==> flow/design.v <==
module PE(
    rst_n,
    in_valid,
    clk,
    up_in,
    left_in,
    right_out,
    down_out,
    result_out
);
input clk;
input rst_n;
input [7:0] up_in, left_in;
input in_valid;
output reg [7:0] right_out, down_out;
output reg [31:0] result_out;
always @(posedge clk or negedge rst_n) begin
    if(!rst_n) begin
        result_out <= 0;
        right_out <= 0;
        down_out <= 0;
    end
    else if(in_valid) begin
        result_out <= 0;
        right_out <= 0;
        down_out <= 0;
    end
    else begin
        result_out <= result_out + up_in * left_in;
        right_out <= left_in;
        down_out <= up_in;
    end
end
endmodule
module buffer (
    input clk,
    input rst_n,
    input in_valid,
    input [31:0] data_in,
    output reg [31:0] data_out
);
reg [7:0] r1_temp1;
reg [7:0] r2_temp1, r2_temp2;
reg [7:0] r3_temp1, r3_temp2, r3_temp3;
always @(posedge clk or negedge rst_n) begin
    if (!rst_n) begin
        data_out <= 32'b0;
        r1_temp1 <= 8'b0;
        r2_temp1 <= 8'b0;
        r2_temp2 <= 8'b0;
        r3_temp1 <= 8'b0;
        r3_temp2 <= 8'b0;
        r3_temp3 <= 8'b0;
    end 
    else if(in_valid) begin
        data_out <= 32'b0;
        r1_temp1 <= 8'b0;
        r2_temp1 <= 8'b0;
        r2_temp2 <= 8'b0;
        r3_temp1 <= 8'b0;
        r3_temp2 <= 8'b0;
        r3_temp3 <= 8'b0;
    end
    else begin
        r1_temp1 <= data_in[23:16];
        r2_temp1 <= r2_temp2;
        r2_temp2 <= data_in[15:8];
        r3_temp1 <= r3_temp2;
        r3_temp2 <= r3_temp3;
        r3_temp3 <= data_in[7:0];
        data_out <= {data_in[31:24], r1_temp1, r2_temp1, r3_temp1};
    end
end 
endmodule
module systolic_array(
    rst_n,
    in_valid,
    clk,
    in_a,
    in_b,
    out_c_r1,
    out_c_r2,
    out_c_r3,
    out_c_r4
);
input rst_n;
input in_valid;
input clk;
input [31:0] in_a;
input [31:0] in_b;
output [127:0] out_c_r1; 
output [127:0] out_c_r2;
output [127:0] out_c_r3;
output [127:0] out_c_r4;
wire [7:0] vertical_wire[4:0][3:0]; 
wire [7:0] horizontal_wire[3:0][4:0];  
wire [31:0] c_wire[3:0][3:0]; 
assign vertical_wire[0][0] = in_b[31:24];  
assign vertical_wire[0][1] = in_b[23:16];  
assign vertical_wire[0][2] = in_b[15:8];  
assign vertical_wire[0][3] = in_b[7:0];   
assign horizontal_wire[0][0] = in_a[31:24];  
assign horizontal_wire[1][0] = in_a[23:16];  
assign horizontal_wire[2][0] = in_a[15:8];   
assign horizontal_wire[3][0] = in_a[7:0];    
genvar i,j;
generate
    for(i=0;i<4;i=i+1) begin:ROW
        for(j=0;j<4;j=j+1) begin:COL
            PE pe(
                .rst_n(rst_n),
                .in_valid(in_valid),
                .clk(clk),
                .up_in(vertical_wire[i][j]),
                .left_in(horizontal_wire[i][j]),
                .right_out(horizontal_wire[i][j+1]),
                .down_out(vertical_wire[i+1][j]),
                .result_out(c_wire[i][j])
            );
        end
    end
endgenerate
assign out_c_r1 = {c_wire[0][0], c_wire[0][1], c_wire[0][2], c_wire[0][3]};
assign out_c_r2 = {c_wire[1][0], c_wire[1][1], c_wire[1][2], c_wire[1][3]};
assign out_c_r3 = {c_wire[2][0], c_wire[2][1], c_wire[2][2], c_wire[2][3]};
assign out_c_r4 = {c_wire[3][0], c_wire[3][1], c_wire[3][2], c_wire[3][3]};
endmodule
module TPU(
    clk,
    rst_n,
    in_valid,
    K,
    M,
    N,
    busy,
    A_wr_en,
    A_index,
    A_data_in,
    A_data_out,
    B_wr_en,
    B_index,
    B_data_in,
    B_data_out,
    C_wr_en,
    C_index,
    C_data_in,
    C_data_out
);
input clk;
input rst_n;
input            in_valid;
input [7:0]      K;
input [7:0]      M;
input [7:0]      N;
output reg       busy;
output reg          A_wr_en;
output reg [15:0]   A_index;
output     [31:0]   A_data_in;
input  [31:0]       A_data_out;
output reg          B_wr_en;
output reg [15:0]   B_index;
output     [31:0]   B_data_in;
input  [31:0]       B_data_out;
output reg          C_wr_en;
output reg [15:0]   C_index;
output reg [127:0]  C_data_in;
input  [127:0]      C_data_out;
assign A_data_in = 32'd0;
assign B_data_in = 32'd0;
reg [31:0] A_buffer_in, B_buffer_in;
reg [31:0] A_buffer_out, B_buffer_out;
wire [127:0] c_out[3:0];
buffer weight_buffer_A (
    .clk(clk),
    .rst_n(rst_n),
    .in_valid(in_valid),
    .data_in(A_buffer_in),
    .data_out(A_buffer_out)
);
buffer input_buffer_B (
    .clk(clk),
    .rst_n(rst_n),
    .in_valid(in_valid),
    .data_in(B_buffer_in),
    .data_out(B_buffer_out)
);
reg sa_valid;
systolic_array SA (
    .rst_n(rst_n),
    .in_valid(sa_valid),
    .clk(clk),
    .in_a(A_buffer_out),
    .in_b(B_buffer_out),
    .out_c_r1(c_out[0]),
    .out_c_r2(c_out[1]),
    .out_c_r3(c_out[2]),
    .out_c_r4(c_out[3])
);
reg [7:0] M_reg, N_reg, K_reg;
reg [7:0] tile_m, tile_n, tile_k;
reg [7:0] max_tile_m, max_tile_n, max_tile_k;
wire [127:0] c_row0 = c_out[0];
wire [127:0] c_row1 = c_out[1];
wire [127:0] c_row2 = c_out[2];
wire [127:0] c_row3 = c_out[3];
integer i, j;
localparam IDLE = 3'd0;
localparam LOAD = 3'd1;
localparam CALC = 3'd2;
localparam WRITEBACK = 3'd3;
localparam DONE = 3'd4;
reg [3:0] state, next_state;
reg [7:0] load_cnt, calc_cnt, wb_cnt;
reg [15:0] A_addr, B_addr, C_addr;
always @(*) begin
    if(tile_k == max_tile_k - 1) begin
        if(tile_k * 4 + load_cnt > K_reg) begin
            A_addr = (((tile_m * K_reg) + K_reg)) ;
            B_addr = (((tile_n * K_reg) + K_reg));
        end
        else begin
            A_addr = (((tile_m * K_reg) + (tile_k * 4))) + load_cnt;
            B_addr = (((tile_n * K_reg) + (tile_k * 4))) + load_cnt;
        end
    end
    else begin
        A_addr = (((tile_m * K_reg) + (tile_k * 4))) + load_cnt;
        B_addr = (((tile_n * K_reg) + (tile_k * 4))) + load_cnt;
    end
    C_addr = ((tile_n * M_reg) + (tile_m * 4)) + wb_cnt;
end
reg [15:0] next_tile_m, next_tile_n;
always @(*) begin
    if(tile_n < max_tile_n - 1) begin
        next_tile_n = tile_n + 1;
        next_tile_m = tile_m;
    end
    else begin
        next_tile_n = 0;
        if(tile_m < max_tile_m - 1) begin
            next_tile_m = tile_m + 1;
        end
        else begin
            next_tile_m = 0;
        end
    end
end
always @(posedge clk or negedge rst_n) begin
    if(!rst_n) begin
        M_reg <= 0;
        N_reg <= 0;
        K_reg <= 0;
        max_tile_m <= 0;
        max_tile_n <= 0; 
        max_tile_k <= 0;
        tile_k <= 0;
    end
    else if(in_valid) begin
        M_reg <= M;
        N_reg <= N;
        K_reg <= K;
        max_tile_m <= (M + 3) >> 2;  
        max_tile_n <= (N + 3) >> 2; 
        max_tile_k <= (K + 3) >> 2; 
        tile_k <= 0;
    end
end
always @(*) begin
    case(state)
        IDLE: begin
            if(in_valid)
                next_state = LOAD;
            else
                next_state = IDLE;
        end
        LOAD: begin
            if(load_cnt > K_reg || tile_k * 4 + load_cnt > K_reg) 
                next_state = CALC;
            else
                next_state = LOAD;
        end
        CALC: begin
            if(calc_cnt == 7)
                next_state = WRITEBACK;    
            else
                next_state = CALC;
        end
        WRITEBACK: begin
            if(wb_cnt > 3 || tile_m * 4 + wb_cnt >= M_reg) begin
                if(tile_n < max_tile_n - 1 || tile_m < max_tile_m - 1)
                    next_state = LOAD;
                else
                    next_state = DONE;
            end
            else
                next_state = WRITEBACK;
        end
        DONE: begin
            next_state = IDLE;
        end
        default: next_state = IDLE;
    endcase
end
always @(posedge clk or negedge rst_n) begin
    if(!rst_n) begin
        busy <= 0;
        A_wr_en <= 0;
        B_wr_en <= 0;
        C_wr_en <= 0;
        A_index <= 0;
        B_index <= 0;
        C_index <= 0;
        load_cnt <= 0;
        calc_cnt <= 0;
        wb_cnt <= 0;
        sa_valid <= 0;
        tile_m <= 0;
        tile_n <= 0;
        state <= IDLE;
    end
    else begin
        state <= next_state;
        case(state)
            IDLE: begin
                if(in_valid) begin
                    busy <= 1;
                    load_cnt <= 0;
                    calc_cnt <= 0;
                    wb_cnt <= 0;
                    sa_valid <= 1;
                end
                else begin
                    busy <= 0;
                end
                A_buffer_in <= 0;
                B_buffer_in <= 0;
                C_wr_en <= 0;
            end
            LOAD: begin
                A_index <= A_addr;
                B_index <= B_addr;
                sa_valid <= 0;
                if(tile_k * 4 + load_cnt > K_reg) begin
                    A_buffer_in <= 0; 
                    B_buffer_in <= 0;
                end
                else if(load_cnt == 0) begin
                    A_buffer_in <= 0; 
                    B_buffer_in <= 0;
                end
                else begin
                    A_buffer_in <= A_data_out;
                    B_buffer_in <= B_data_out;
                end
                if(load_cnt > K_reg) begin
                    load_cnt <= 0;
                end
                else begin
                    load_cnt <= load_cnt + 1;
                end
            end
            CALC: begin
                A_buffer_in <= 0;
                B_buffer_in <= 0;
                if(calc_cnt == 7) begin
                    calc_cnt <= 0;
                end
                else begin
                    calc_cnt <= calc_cnt + 1;
                end
            end
            WRITEBACK: begin
                if(wb_cnt <= 3 && tile_m * 4 + wb_cnt < M_reg) begin
                    C_wr_en <= 1;
                    C_index <= C_addr;
                    C_data_in <= c_out[wb_cnt];
                    wb_cnt <= wb_cnt + 1;
                end
                else begin
                    C_wr_en <= 0;
                    sa_valid <= 1;
                    tile_m <= next_tile_m;
                    tile_n <= next_tile_n;
                    wb_cnt <= 0;
                end
            end
            DONE: begin
                busy <= 0;
                C_wr_en <= 0;
            end
        endcase
        if(in_valid) begin
            tile_m <= 0;
            tile_n <= 0;
        end
    end
end
endmodule
# --- Reports on TPU ---
# Each step is given for the RTL above and for the edited RTL.
# "before" refers to lines of the RTL above, "after" to lines of the edited file.
# "delta": "after" minus "before" as printed here. "rel_change_pct": 100 x difference / "before".
# Operators: Yosys type, input widths -> output width; for muxes data width and select width s.
# Library cell names are shortened.
inputs:
  top_module: "TPU"
  clock: "clk"
  cell_library: "sky130hd"
  pvt_corner: "tt_025C_1v80"

# --- Edit of the RTL ---
# Unified diff, file above to edited file.
# The edited RTL no longer does the same as the RTL above: the edit was made by script, with no optimisation intended.
# begin of diff
@@ -256,5 +256,5 @@
         tile_k <= 0;
     end
-    else if(in_valid) begin
+    else begin
         M_reg <= M;
         N_reg <= N;
# end of diff

# --- After elaboration ---
# Yosys after proc, flatten, opt, wreduce and memory -nomap, before mapping. Print and check cells are not counted.
word_totals:
  columns: ["item", "before", "after", "delta", "rel_change_pct"]
  rows:
  - ["ff_bits", 1190, 1187, -3, -0.25]
  - ["input_bits", 219, 219, 0, 0.00]
  - ["out_inout_bits", 244, 244, 0, 0.00]
op_classes:
  columns: ["item", "before", "after", "delta", "rel_change_pct"]
  rows:
  - ["n_addsub", 34, 34, 0, 0.00]
  - ["n_mul", 21, 21, 0, 0.00]
  - ["n_cmp", 8, 8, 0, 0.00]
  - ["n_eq", 12, 12, 0, 0.00]
  - ["n_mux", 94, 94, 0, 0.00]
  - ["reduce_logical", 27, 27, 0, 0.00]
op_table:
  columns: ["operator", "before", "after", "delta", "rel_change_pct"]
  rows:
  - ["$sub 8x1->9 const B", 3, 0, -3, -100.00]
  - ["$sub 7x1->8 const B", 0, 3, 3, null]
# Operator kinds equal on both sides are left out: 43.

# --- Longest topological paths ---
# Depth = most cells in a row (Yosys ltp): at word level without a register or memory, in the mapped netlist without a sequential cell, where the memories' decode and read muxes count.
logic_depth:
  columns: ["item", "before", "after", "delta", "rel_change_pct"]
  rows:
  - ["word_depth", 7, 7, 0, 0.00]
  - ["ABC_AREA", "0", "0", null, null]
  - ["depth_mapped", 22, 22, 0, 0.00]

# --- After synthesis ---
# Source: synth_stat.txt of the flow (Yosys; design flattened, memories mapped). It holds for the ABC_AREA given above (unset counts as 0); a run with the other value may have another netlist.
by_type:
  columns: ["cell", "before", "after", "delta", "rel_change_pct"]
  rows:
  - ["a21oi_1", 297, 223, -74, -24.92]
  - ["nor2_1", 558, 603, 45, 8.06]
  - ["a21o_1", 103, 60, -43, -41.75]
  - ["nor3_1", 110, 146, 36, 32.73]
  - ["xnor2_1", 211, 180, -31, -14.69]
  - ["nand3_1", 136, 117, -19, -13.97]
  - ["nand2b_1", 44, 63, 19, 43.18]
  - ["and3_1", 70, 88, 18, 25.71]
  - ["nand2_1", 813, 830, 17, 2.09]
  - ["and2_1", 720, 703, -17, -2.36]
  - ["o21ai_0", 255, 239, -16, -6.27]
  - ["a211oi_1", 51, 66, 15, 29.41]
  - ["or3_1", 67, 81, 14, 20.90]
  - ["o22ai_1", 16, 2, -14, -87.50]
  - ["nand4_1", 42, 55, 13, 30.95]
  - ["o31ai_1", 13, 25, 12, 92.31]
  - ["nor3b_1", 13, 3, -10, -76.92]
  - ["o21a_1", 70, 62, -8, -11.43]
# Cell types equal on both sides are left out: 14.
# The list need not be complete.
mapped:
  columns: ["item", "before", "after", "delta", "rel_change_pct"]
  rows:
  - ["stdcells", 10235, 10239, 4, 0.04]
  - ["area_mm2", 0.0990037, 0.0989061, -0.0000976, -0.10]
  - ["sequential_area_mm2", 0.0307157, 0.0307157, 0.0000000, 0.00]
  - ["ff_cells", 1189, 1189, 0, 0.00]
  - ["buffers", 364, 357, -7, -1.92]
# By module: a second synthesis without flattening, with its own total; a netlist apart from the flattened one above.
hier_totals:
  columns: ["item", "before", "after", "delta", "rel_change_pct"]
  rows:
  - ["hier_cells", 10756, 10610, -146, -1.36]
  - ["hier_area_mm2", 0.1047367, 0.1036044, -0.0011323, -1.08]
# Each row is one instance without its submodules.
by_module_before:
  columns: ["module", "n_inst", "cells", "mod_area_mm2", "seq_area_mm2"]
  rows:
  - ["PE", 16, 489, 0.0045944, 0.0012012]
  - ["TPU", 1, 2596, 0.0261413, 0.009095]
  - ["buffer", 2, 168, 0.0025424, 0.0020019]
  - ["systolic_array", 1, 0, 0, 0]
by_module_after:
  columns: ["module", "n_inst", "cells", "mod_area_mm2", "seq_area_mm2"]
  rows:
  - ["PE", 16, 485, 0.0045469, 0.0012012]
  - ["TPU", 1, 2514, 0.0257697, 0.009095]
  - ["buffer", 2, 168, 0.0025424, 0.0020019]
  - ["systolic_array", 1, 0, 0, 0]

# --- Worst setup path after synthesis ---
# Source: OpenSTA report_checks on the synthesized netlist (no wires, ideal clock, input and output delay 20% of the period each), path of least setup slack; recovery checks are left aside. Register names are those of the netlist, which keeps one name where synthesis merged equal registers.
synth_timing:
  columns: ["item", "before", "after", "delta", "rel_change_pct"]
  rows:
  - ["path_type", "register to register", "register to register", null, null]
  - ["startpoint", "register tile_m[0]", "register tile_m[0]", null, null]
  - ["endpoint", "register C_data_in[0]", "register C_data_in[0]", null, null]
  - ["tclk_ps", 6500, 6500, 0, 0.00]
  - ["launch_ps", 0, 0, 0, null]
  - ["t_arrival_ps", 8145, 8060, -85, -1.04]
  - ["slack_ps", -2262, -2177, 85, null]
  - ["delay_ps", 8762, 8677, -85, -0.97]
  - ["driving_pins", 12, 14, 2, 16.67]
  - ["path_buffers", 1, 1, 0, 0.00]
  - ["period_less_setup_slack_ps", 8762, 8677, -85, -0.97]
# "delay_ps" = arrival - input delay + setup time.
# "driving_pins" counts driving pins, that of a launching flip-flop among them; a cell with two outputs on the path counts twice.
# "period_less_setup_slack_ps" is the clock period less the worst setup slack; recovery checks do not enter. This is arithmetic on one report: input and output delays are still those of the set period (20% each).
# Between the ends stands the longest chain of elaborated cells between them, by number of cells; it is not shown to be the way that was timed. Of several equally long chains one is given.
# Each line given opens the expression or statement behind the cell; cells for indexed reads and writes are added by Yosys, which also makes memories of some case tables.
# A register here has more assigning lines than the two given.
synth_between_before:
  cell_sequence: "dfrtp_1 ha_1 fa_1 xor2_1 ha_1 a21o_1 a211o_1 o221ai_1 and2_1 nand3_1 clkbuf_1 nor2_1"
  elab_chain_len: 4
  cone_cells: 4
  classes_between: "add/sub: 1; compare: 1; reduce/logical: 2"
synth_rtl_before:
  columns: ["item", "line_no", "text"]
  rows:
  - ["from (decl)", 200, "reg [7:0] tile_m, tile_n, tile_k;"]
  - ["from (assign)", 317, "tile_m <= 0;"]
  - ["from (assign)", 382, "tile_m <= next_tile_m;"]
  - ["$add 10x8->11", 373, "if(wb_cnt <= 3 && tile_m * 4 + wb_cnt < M_reg) begin"]
  - ["$lt 11x8->1", 373, null]
  - ["$logic_and 1x1->1", 373, null]
  - ["$reduce_and 3->1", null, null]
  - ["to (assign)", 376, "C_data_in <= c_out[wb_cnt];"]
  - ["to (decl)", 166, "output reg [127:0]  C_data_in;"]
synth_between_after:
  cell_sequence: "dfrtp_1 ha_1 fa_1 a21oi_1 nor2_1 nor2_1 xnor2_1 ha_1 a211o_1 o221ai_1 a21oi_1 nand4b_1 clkbuf_1 nor2_1"
  elab_chain_len: 4
  cone_cells: 4
  classes_between: "add/sub: 1; compare: 1; reduce/logical: 2"
synth_rtl_after:
  columns: ["item", "line_no", "text"]
  rows:
  - ["from (decl)", 200, "reg [7:0] tile_m, tile_n, tile_k;"]
  - ["from (assign)", 317, "tile_m <= 0;"]
  - ["from (assign)", 382, "tile_m <= next_tile_m;"]
  - ["$add 10x8->11", 373, "if(wb_cnt <= 3 && tile_m * 4 + wb_cnt < M_reg) begin"]
  - ["$lt 11x8->1", 373, null]
  - ["$logic_and 1x1->1", 373, null]
  - ["$reduce_and 3->1", null, null]
  - ["to (assign)", 376, "C_data_in <= c_out[wb_cnt];"]
  - ["to (decl)", 166, "output reg [127:0]  C_data_in;"]

# --- Path in the finished layout ---
# From the final timing report of the runs of pair 1: the path of least setup slack in the routed layout; clock arrival at registers is part of the times.
# The path's times are printed in steps of 10 ps; the period is the one set.
layout_timing:
  columns: ["item", "before", "after", "delta", "rel_change_pct"]
  rows:
  - ["path_type", "register to register", "register to register", null, null]
  - ["startpoint", "register tile_n[1]", "register input_buffer_B.data_out[23]", null, null]
  - ["endpoint", "register B_index[13]", "register SA.ROW[0].COL[1].pe.result_out[24]", null, null]
  - ["tclk_ps", 6500, 6500, 0, 0.00]
  - ["launch_ps", 800, 820, 20, 2.50]
  - ["t_arrival_ps", 6400, 6440, 40, 0.62]
  - ["slack_ps", 780, 720, -60, null]
  - ["driving_pins", 18, 18, 0, 0.00]
  - ["path_buffers", 0, 0, 0, null]
# Between the ends stands the longest chain of elaborated cells between them, by number of cells; it is not shown to be the way that was timed. Of several equally long chains one is given.
# A register here has more assigning lines than the two given.
layout_between_before:
  cell_sequence: "dfrtp_1 and2_1 fa_1 inv_1 fa_1 inv_1 fa_1 inv_1 fa_1 inv_1 ha_1 nor2b_1 a41o_1 o41ai_1 mux2i_1 a311oi_2 xnor2_1 mux2_2"
  elab_chain_len: 4
  cone_cells: 6
  classes_between: "add/sub: 2; mul: 2; mux: 2"
layout_rtl_before:
  columns: ["item", "line_no", "text"]
  rows:
  - ["from (decl)", 200, "reg [7:0] tile_m, tile_n, tile_k;"]
  - ["from (assign)", 318, "tile_n <= 0;"]
  - ["from (assign)", 383, "tile_n <= next_tile_n;"]
  - ["$mul 8x8->16", 223, "B_addr = (((tile_n * K_reg) + (tile_k * 4))) + load_cnt;"]
  - ["$add 16x8->16", 223, null]
  - ["$mux 16", 217, "if(tile_k * 4 + load_cnt > K_reg) begin"]
  - ["$mux 16", 216, "if(tile_k == max_tile_k - 1) begin"]
  - ["to (assign)", 311, "B_index <= 0;"]
  - ["to (assign)", 341, "B_index <= B_addr;"]
  - ["to (decl)", 161, "output reg [15:0]   B_index;"]
layout_between_after:
  cell_sequence: "dfrtp_1 nand2_1 fa_1 inv_1 fa_1 fa_1 inv_1 fa_1 inv_1 ha_1 a2111oi_0 o21ai_0 a31oi_1 nor3_1 nor4_1 nor3_1 xnor2_1 nor2_1"
  elab_chain_len: 3
  cone_cells: 3
  lines_between: 2
  classes_between: "add/sub: 1; mul: 1; mux: 1"
layout_rtl_after:
  columns: ["item", "line_no", "text"]
  rows:
  - ["from (decl)", 40, "output reg [31:0] data_out"]
  - ["from (assign)", 47, "data_out <= 32'b0;"]
  - ["from (assign)", 71, "data_out <= {data_in[31:24], r1_temp1, r2_temp1, r3_temp1};"]
  - ["$mul 8x8->16", 29, "result_out <= result_out + up_in * left_in;"]
  - ["$add 32x16->32", 29, null]
  - ["$mux 32", 23, "else if(in_valid) begin"]
  - ["to (assign)", 24, "result_out <= 0;"]
  - ["to (assign)", 29, null]
  - ["to (decl)", 16, "output reg [31:0] result_out;"]

# --- Measured runs ---
# Runs of the flow (Yosys, OpenROAD) on both versions; the two runs of a pair have the same settings. The constraints put input and output delay at 20% of the set period each and load the outputs with 0.01 pF.
settings_pair_1:
  CORE_UTILIZATION: 40
  PLACE_DENSITY: 0.6
  period_ns: 6.5
  CAP_MARGIN: 20
  CORE_MARGIN: 2
  SLEW_MARGIN: 20
results_pair_1:
  columns: ["item", "before", "after", "delta", "rel_change_pct"]
  rows:
  - ["synth_area_mm2", 0.0990037, 0.0989061, -0.0000976, -0.10]
  - ["dieArea_mm2", 0.251507, 0.251257, -0.000250, -0.10]
  - ["stdcell_area_mm2", 0.110117, 0.110311, 0.000194, 0.18]
  - ["finalUtil_frac", 0.448, 0.449, 0.001, null]
  - ["ws_setup_ps", 784, 717, -67, null]
  - ["tns_ps", 0, 0, 0, null]
  - ["design_power_mw", 28.736, 28.395, -0.341, -1.19]
  - ["achieved_period_ps", 5716, 5783, 67, 1.17]
settings_pair_2:
  ABC_AREA: 1
  CAP_MARGIN: 0
  CELL_PAD_IN_SITES_GLOBAL_PLACEMENT: 1
  CORE_MARGIN: 6
  CORE_UTILIZATION: 32
  CTS_CLUSTER_DIAMETER: 74
  MAX_ROUTING_LAYER: "met5"
  PLACE_DENSITY: 0.56
  TNS_END_PERCENT: 5
  period_ns: 5.4
  SLEW_MARGIN: 20
results_pair_2:
  columns: ["item", "before", "after", "delta", "rel_change_pct"]
  rows:
  - ["synth_area_mm2", 0.1057752, 0.1051183, -0.0006569, -0.62]
  - ["dieArea_mm2", 0.344487, 0.342395, -0.002092, -0.61]
  - ["stdcell_area_mm2", 0.119032, 0.118151, -0.000881, -0.74]
  - ["finalUtil_frac", 0.363, 0.363, 0.000, null]
  - ["ws_setup_ps", 407, 442, 35, null]
  - ["tns_ps", 0, 0, 0, null]
  - ["design_power_mw", 39.743, 44.123, 4.380, 11.02]
  - ["achieved_period_ps", 4993, 4958, -35, -0.70]
# "achieved_period_ps": clock period set for the run, less the worst setup slack. It is reckoned from that one timing run; input and output delays stay at 20% of the period that was set.
# "design_power_mw" is the tool's figure for a default switching activity; nothing was simulated.
